==> flow/design.v <==
module alu #(
	parameter DATA_WIDTH = 32,
	parameter INST_WIDTH = 4
)(
	input                   i_clk,
	input                   i_rst_n,
	input  [DATA_WIDTH-1:0] i_data_a,
	input  [DATA_WIDTH-1:0] i_data_b,
	input  [INST_WIDTH-1:0] i_inst,
	input                   i_valid,
	output [DATA_WIDTH-1:0] o_data,
	output                  o_overflow,
	output                  o_valid
);
	reg [DATA_WIDTH - 1:0] o_data_r, o_data_w;
	reg o_overflow_r, o_overflow_w;
	reg o_valid_r, o_valid_w;
	reg [2 * DATA_WIDTH - 1:0] o_mul_temp;
	integer i;
	assign o_data = o_data_r;
	assign o_overflow = o_overflow_r;
	assign o_valid = o_valid_r;
	always @(*) begin
		if (i_valid) begin
			case (i_inst)
				4'd0: begin
					o_data_w = i_data_a + i_data_b;
					if (i_data_a[DATA_WIDTH - 1] && i_data_b[DATA_WIDTH - 1] && ~o_data_w[DATA_WIDTH - 1]) begin
						o_overflow_w = 1;
					end
					else if (~i_data_a[DATA_WIDTH - 1] && ~i_data_b[DATA_WIDTH - 1] && o_data_w[DATA_WIDTH - 1]) begin
						o_overflow_w = 1;
					end
					else begin
						o_overflow_w = 0;
					end
					o_valid_w = 1;
				end
				4'd1: begin
					o_data_w = i_data_a - i_data_b;
					if (~i_data_a[DATA_WIDTH - 1] && i_data_b[DATA_WIDTH - 1] && o_data_w[DATA_WIDTH - 1]) begin
						o_overflow_w = 1;
					end
					else if (i_data_a[DATA_WIDTH - 1] && ~i_data_b[DATA_WIDTH - 1] && ~o_data_w[DATA_WIDTH - 1]) begin
						o_overflow_w = 1;
					end
					else begin
						o_overflow_w = 0;
					end
					o_valid_w = 1;
				end
				4'd2: begin
					o_data_w = i_data_a * i_data_b;
					if ((i_data_a[DATA_WIDTH - 1] == i_data_b[DATA_WIDTH - 1]) && o_data_w[DATA_WIDTH - 1]) begin
						o_overflow_w = 1;
					end
					else if ((i_data_a[DATA_WIDTH - 1] != i_data_b[DATA_WIDTH - 1]) && ~o_data_w[DATA_WIDTH - 1]) begin
						o_overflow_w = 1;
					end
					else begin
						o_overflow_w = 0;
					end
					o_valid_w = 1;
				end
				4'd3: begin
					if (~i_data_a[DATA_WIDTH - 1] && i_data_b[DATA_WIDTH - 1]) begin
						o_data_w = i_data_a;
					end
					else if (i_data_a[DATA_WIDTH - 1] && ~i_data_b[DATA_WIDTH - 1]) begin
						o_data_w = i_data_b;
					end
					else if (i_data_a > i_data_b) begin
						o_data_w = i_data_a;
					end
					else begin
						o_data_w = i_data_b;
					end
					o_overflow_w = 0;
					o_valid_w = 1;
				end
				4'd4: begin
					if (~i_data_a[DATA_WIDTH - 1] && i_data_b[DATA_WIDTH - 1]) begin
						o_data_w = i_data_b;
					end
					else if (i_data_a[DATA_WIDTH - 1] && ~i_data_b[DATA_WIDTH - 1]) begin
						o_data_w = i_data_a;
					end
					else if (i_data_a < i_data_b) begin
						o_data_w = i_data_a;
					end
					else begin
						o_data_w = i_data_b;
					end
					o_overflow_w = 0;
					o_valid_w = 1;
				end
				4'd5: begin
					{o_overflow_w, o_data_w} = i_data_a + i_data_b;
					o_valid_w = 1;
				end
				4'd6: begin
					o_data_w = i_data_a - i_data_b;
					if (i_data_a < i_data_b) begin
						o_overflow_w = 1;
					end
					else begin
						o_overflow_w = 0;
					end
					o_valid_w = 1;
				end
				4'd7: begin
					o_mul_temp = i_data_a * i_data_b;
					o_overflow_w = 0;
					for (i = DATA_WIDTH; i < 2 * DATA_WIDTH; i = i + 1) begin
						if (o_mul_temp[i]) begin
							o_overflow_w = 1;
						end
					end
					o_data_w = o_mul_temp[DATA_WIDTH - 1:0];
					o_valid_w = 1;
				end
				4'd8: begin
					if (i_data_a > i_data_b) begin
						o_data_w = i_data_a;
					end
					else begin
						o_data_w = i_data_b;
					end
					o_overflow_w = 0;
					o_valid_w = 1;
				end
				4'd9: begin
					if (i_data_a < i_data_b) begin
						o_data_w = i_data_a;
					end
					else begin
						o_data_w = i_data_b;
					end
					o_overflow_w = 0;
					o_valid_w = 1;
				end
				4'd10: begin
					o_data_w = i_data_a & i_data_b;
					o_overflow_w = 0;
					o_valid_w = 1;
				end
				4'd11: begin
					o_data_w = i_data_a | i_data_b;
					o_overflow_w = 0;
					o_valid_w = 1;
				end
				4'd12: begin
					o_data_w = (i_data_a & ~i_data_b) | (~i_data_a & i_data_b);
					o_overflow_w = 0;
					o_valid_w = 1;
				end
				4'd13: begin
					o_data_w = ~i_data_a;
					o_overflow_w = 0;
					o_valid_w = 1;
				end
				4'd14: begin
					for (i = 0; i < DATA_WIDTH; i = i + 1) begin
						o_data_w[i] = i_data_a[DATA_WIDTH - 1 - i];
					end
					o_overflow_w = 0;
					o_valid_w = 1;
				end
				default: begin
					o_overflow_w = 0;
					o_data_w = 0;
					o_valid_w = 1;
				end
			endcase
		end
		else begin
			o_overflow_w = 0;
			o_data_w = 0;
			o_valid_w = 0;
		end
	end
	always @(posedge i_clk or negedge i_rst_n) begin
		if (~i_rst_n) begin
			o_data_r <= 0;
			o_overflow_r <= 0;
			o_valid_r <= 0;
		end
		else begin
			o_data_r <= o_data_w;
			o_overflow_r <= o_overflow_w;
			o_valid_r <= o_valid_w;
		end
	end
endmodule
[From RTL to reports: alu]
Tool output for the design above, in the order of the flow.
Lines are those of the file above, counted from 1.
Not given: --
Inputs
  design top: alu
  clock: i_clk
  library: sky130hd
  timing corner: tt_025C_1v80

[Word level]
Counts by Yosys on the flattened word-level netlist (proc, flatten, opt, wreduce; memories kept). Register bits leave out memories and registers merged into their read ports (data or address); mux counts leave out enables and synchronous resets folded into registers. Print and check cells are left out.
Cells by class
  $lt $le $gt $ge: 2
  bitwise operators: 12
  muxes and demuxes: 81
  add/sub/neg operators: 3
  reduce/logical cells: 12
  equal/unequal tests: 16
  $mul: 2
Operators by type and width (number)
  multiplier 32 x 32 -> 64 bit: 1
  multiplier 32 x 32 -> 32 bit: 1
  parallel mux 1 bit (select 14 bit): 32
  two-way mux 32 bit: 7
  bitwise AND 32 bit: 3
  bitwise OR 32 bit: 2
  inverter 32 bit: 2
  two-way mux 1 bit: 41
  adder 32 x 32 -> 33 bit: 1
  adder 32 bit: 1
  subtractor 32 bit: 1
  > comparator 32 bit: 1
  less-than comparator 32 bit: 1
  equality test 4 bit with constant B: 7
  equality test 4 x 3 -> 1 bit with constant B: 4
  logical AND 1 bit: 10
  equality test 4 x 2 -> 1 bit with constant B: 2
  parallel mux 1 bit (select 6 bit): 1
  inverter 1 bit: 5
  equality test 4 x 1 -> 1 bit with constant B: 1
  logical NOT 4 bit: 1
  OR reduction 2 bit: 1
  equality test 1 bit: 1
  != test 1 bit: 1
Storage and ports
  output and inout port bits: 34
  bits of input ports: 71
  cells after elaboration: 131
  register bits after elaboration: 34

[Longest topological paths]
Depth = most cells in a row (Yosys ltp): at word level without a register or memory, in the mapped netlist without a sequential cell, where the memories' decode and read muxes count.
Logic depth
  depth in word-level cells: 35
  ABC_AREA: 0
  depth in mapped cells: 36
  gate-level depth less buffers: 32

[Mapped cells and area]
Yosys stat after the flow's synthesis: flattened, memories mapped to cells. It holds for the ABC_AREA given above (unset counts as 0); a run with the other value may have another netlist.
The area totals of this step are shown rounded.
Cells by type (number)
  sky130_fd_sc_hd__fa_1: 898
  sky130_fd_sc_hd__ha_1: 361
  sky130_fd_sc_hd__inv_1: 967
  sky130_fd_sc_hd__nor2_1: 929
  sky130_fd_sc_hd__nand2_1: 390
  sky130_fd_sc_hd__a21oi_1: 222
  sky130_fd_sc_hd__clkbuf_1: 249
  sky130_fd_sc_hd__dfrtp_1: 34
  sky130_fd_sc_hd__o21ai_0: 159
  sky130_fd_sc_hd__o221ai_1: 43
  sky130_fd_sc_hd__xnor2_1: 39
  sky130_fd_sc_hd__buf_1: 61
  sky130_fd_sc_hd__a221oi_1: 25
  sky130_fd_sc_hd__a211oi_1: 29
  sky130_fd_sc_hd__a21o_1: 28
  sky130_fd_sc_hd__xor2_1: 24
  sky130_fd_sc_hd__o31ai_1: 27
  sky130_fd_sc_hd__a31oi_1: 30
Not listed: further types 61, cells in them 446.
Mapped netlist
  mapped cells: 4961
  mapped flip-flops: 34
  mapped area: 40110 um2
  sequential area: 850.8 um2

[Timing after synthesis]
Source: OpenSTA report_checks on the synthesized netlist (no wires, ideal clock, input and output delay 20% of the period each), path of least setup slack; recovery checks are left aside. Register names are those of the netlist, which keeps one name where synthesis merged equal registers.
Path after synthesis
  path kind: input port to flip-flop
  start point: in i_data_b[11]
  end point: reg o_overflow_r
  buffers on the path: 3
  delay of the path: 7.969 ns
  arrival: 10.240 ns
  library setup time: 0.129 ns
  stages: 28
  input delay: 2.400 ns
  time at the first pin: 2.400 ns
  path slack: 1.631 ns
  period: 12.0 ns
  period reached after synthesis: 10.369 ns
"delay of the path" = arrival - input delay + setup time.
"stages": output pins that drive a net of the path, with the launching flip-flop's if there is one; two outputs of one cell count as two.
"period reached after synthesis" = period - worst setup slack (recovery checks aside). The figure is calculated, with input and output delays left at 20% of the set period.
Between the ends stands the longest chain of elaborated cells between them, by number of cells; it is not shown to be the way that was timed. Of several equally long chains one is given.
A line is the first line of the expression or statement that the cell stems from. Yosys adds cells for indexed reads and writes and turns some case tables into memories.
Between the ends, after synthesis
  cell sequence: sky130_fd_sc_hd__clkbuf_1 sky130_fd_sc_hd__inv_1 sky130_fd_sc_hd__clkbuf_1 sky130_fd_sc_hd__buf_1 sky130_fd_sc_hd__nor2_1 sky130_fd_sc_hd__fa_1 sky130_fd_sc_hd__inv_1 sky130_fd_sc_hd__fa_1 sky130_fd_sc_hd__fa_1 sky130_fd_sc_hd__fa_1 sky130_fd_sc_hd__fa_1 sky130_fd_sc_hd__inv_1 sky130_fd_sc_hd__fa_1 sky130_fd_sc_hd__fa_1 sky130_fd_sc_hd__fa_1 sky130_fd_sc_hd__ha_1 sky130_fd_sc_hd__nand2_1 sky130_fd_sc_hd__nor4_1 sky130_fd_sc_hd__inv_1 sky130_fd_sc_hd__or4_1 sky130_fd_sc_hd__o21ai_2 sky130_fd_sc_hd__a31o_4 sky130_fd_sc_hd__xor2_1 sky130_fd_sc_hd__or4_1 sky130_fd_sc_hd__nor4_1 sky130_fd_sc_hd__and4_1 sky130_fd_sc_hd__and4_1 sky130_fd_sc_hd__o22ai_1
  length of the longest elaborated chain: 35
  elaborated cells between the ends (all ways): 56
  classes of those cells: add/sub: 3; mul: 2; compare: 1; mux: 41; logic: 3; reduce/logical: 6
Ends and longest elaborated chain, after synthesis
  from (decl): line 8  | input [DATA_WIDTH-1:0] i_data_b,
  multiplier 32 x 32 -> 64 bit: line 112  | o_mul_temp = i_data_a * i_data_b;
  two-way mux 1 bit (32 in a row): line 115  | if (o_mul_temp[i]) begin
  parallel mux 1 bit (select 6 bit): line 25  | case (i_inst)
  two-way mux 1 bit: line 24  | if (i_valid) begin
  to (assign): line 185  | o_overflow_r <= 0;
  to (assign): line 190  | o_overflow_r <= o_overflow_w;
  to (decl): line 16  | reg o_overflow_r, o_overflow_w;

[Worst path after layout]
From the final timing report of job 5: the path of least setup slack in the routed layout; clock arrival at registers is part of the times.
Path after layout
  path kind: input port to flip-flop
  start point: in i_data_b[3]
  end point: reg o_overflow_r
  library setup time: 0.13 ns
  buffers on the path: 2
  time at the first pin: 3.70 ns
  input delay: 3.70 ns
  stages: 28
  arrival: 13.89 ns
  period: 18.5 ns
  path slack: 4.76 ns
Between the ends stands the longest chain of elaborated cells between them, by number of cells; it is not shown to be the way that was timed. Of several equally long chains one is given.
Between the ends, after layout
  cell sequence: sky130_fd_sc_hd__clkdlybuf4s50_1 sky130_fd_sc_hd__clkinv_1 sky130_fd_sc_hd__buf_4 sky130_fd_sc_hd__nor2_1 sky130_fd_sc_hd__fa_1 sky130_fd_sc_hd__inv_1 sky130_fd_sc_hd__fa_1 sky130_fd_sc_hd__fa_1 sky130_fd_sc_hd__fa_1 sky130_fd_sc_hd__inv_1 sky130_fd_sc_hd__fa_1 sky130_fd_sc_hd__inv_1 sky130_fd_sc_hd__fa_1 sky130_fd_sc_hd__inv_1 sky130_fd_sc_hd__fa_1 sky130_fd_sc_hd__fa_1 sky130_fd_sc_hd__ha_1 sky130_fd_sc_hd__nand2_1 sky130_fd_sc_hd__or4_1 sky130_fd_sc_hd__o21ai_0 sky130_fd_sc_hd__a31oi_1 sky130_fd_sc_hd__o211ai_1 sky130_fd_sc_hd__a211oi_1 sky130_fd_sc_hd__xor2_1 sky130_fd_sc_hd__o311ai_0 sky130_fd_sc_hd__nor4_1 sky130_fd_sc_hd__and4_1 sky130_fd_sc_hd__o22ai_1
  length of the longest elaborated chain: 35
  elaborated cells between the ends (all ways): 56
  classes of those cells: add/sub: 3; mul: 2; compare: 1; mux: 41; logic: 3; reduce/logical: 6
Ends and longest elaborated chain, after layout
  from (decl): line 8  | input [DATA_WIDTH-1:0] i_data_b,
  multiplier 32 x 32 -> 64 bit: line 112  | o_mul_temp = i_data_a * i_data_b;
  two-way mux 1 bit (32 in a row): line 115  | if (o_mul_temp[i]) begin
  parallel mux 1 bit (select 6 bit): line 25  | case (i_inst)
  two-way mux 1 bit: line 24  | if (i_valid) begin
  to (assign): line 185  | o_overflow_r <= 0;
  to (assign): line 190  | o_overflow_r <= o_overflow_w;
  to (decl): line 16  | reg o_overflow_r, o_overflow_w;

## Implementation results

Module alu, platform sky130hd: 6 stored runs of the flow (Yosys, OpenROAD) with differing settings, in no particular order. Input and output delays are each 20% of the period that was set; the output load is 0.01 pF.
"achieved clock period": clock period set for the run, less the worst setup slack. It is reckoned from that one timing run; input and output delays stay at 20% of the period that was set.
By "worst setup path time" is meant the share of the clock period that the worst setup path is allowed (20% is reserved at inputs, 20% at outputs), minus its slack. Clock arrival times at its registers enter into it.
The measured numbers are rounded.
[job 1] settings: ABC_AREA=1, CELL_PAD_IN_SITES_DETAIL_PLACEMENT=2, CELL_PAD_IN_SITES_GLOBAL_PLACEMENT=2, CTS_CLUSTER_DIAMETER=144, MAX_ROUTING_LAYER=met4, MIN_ROUTING_LAYER=met2, period_ns=12.0, CAP_MARGIN=20, CORE_MARGIN=2, CORE_UTILIZATION=40, SLEW_MARGIN=20
[job 1] result: did not finish, routing stopped with GRT-0116
[job 2] settings: ABC_AREA=1, CAP_MARGIN=0, CELL_PAD_IN_SITES_DETAIL_PLACEMENT=1, CELL_PAD_IN_SITES_GLOBAL_PLACEMENT=0, CORE_ASPECT_RATIO=1.07, CORE_MARGIN=3, CORE_UTILIZATION=64, CTS_CLUSTER_DIAMETER=342, CTS_CLUSTER_SIZE=95, GPL_ROUTABILITY_DRIVEN=1, GPL_TIMING_DRIVEN=0, HOLD_SLACK_MARGIN=-0.08, MAX_ROUTING_LAYER=met4, PLACE_DENSITY_LB_ADDON=0.23, SETUP_SLACK_MARGIN=-0.69, SLEW_MARGIN=10, TNS_END_PERCENT=25, period_ns=12.9
[job 2] result: did not finish, placement stopped with DPL-0033
[job 3] settings: ABC_AREA=1, CELL_PAD_IN_SITES_DETAIL_PLACEMENT=2, CELL_PAD_IN_SITES_GLOBAL_PLACEMENT=2, CORE_ASPECT_RATIO=1.64, CORE_UTILIZATION=65, CTS_CLUSTER_DIAMETER=144, MAX_ROUTING_LAYER=met4, MIN_ROUTING_LAYER=met2, PLACE_DENSITY=0.55, SETUP_SLACK_MARGIN=0.56, SLEW_MARGIN=40, period_ns=6.55, CAP_MARGIN=20, CORE_MARGIN=2
[job 3] result: did not finish, placement stopped with GPL-0301
[job 4] settings: ABC_AREA=1, CELL_PAD_IN_SITES_DETAIL_PLACEMENT=2, CELL_PAD_IN_SITES_GLOBAL_PLACEMENT=2, CORE_ASPECT_RATIO=1.64, CTS_CLUSTER_DIAMETER=144, MAX_ROUTING_LAYER=met4, MIN_ROUTING_LAYER=met2, PLACE_DENSITY=0.55, period_ns=6.55, CAP_MARGIN=20, CORE_MARGIN=2, CORE_UTILIZATION=40, SLEW_MARGIN=20
[job 4] result: did not finish, placement stopped with DPL-0033
[job 5] settings: CAP_MARGIN=30, CORE_ASPECT_RATIO=1.17, CORE_MARGIN=9, CORE_UTILIZATION=45, MAX_ROUTING_LAYER=met5, MIN_ROUTING_LAYER=met1, PLACE_DENSITY_LB_ADDON=0.12, TNS_END_PERCENT=50, period_ns=18.5, SLEW_MARGIN=20
[job 5] result: chip area after synthesis (Yosys) 40110 um2, die area 100200 um2, standard-cell area of the final layout 42450 um2, utilization 0.48, worst setup slack after layout 4.763 ns, total negative slack 0.000 ns, achieved clock period 13.736 ns, worst setup path time 10.04 ns, worst setup path kind input port to flip-flop
[job 6] settings: ABC_AREA=1, CELL_PAD_IN_SITES_DETAIL_PLACEMENT=1, CELL_PAD_IN_SITES_GLOBAL_PLACEMENT=2, CORE_ASPECT_RATIO=1.63, CORE_MARGIN=3, CORE_UTILIZATION=65, CTS_CLUSTER_DIAMETER=144, GPL_TIMING_DRIVEN=0, MAX_ROUTING_LAYER=met4, MIN_ROUTING_LAYER=met1, SETUP_SLACK_MARGIN=-0.31, SLEW_MARGIN=40, TNS_END_PERCENT=35, period_ns=6.55, CAP_MARGIN=20
[job 6] result: did not finish, placement stopped with GPL-0301
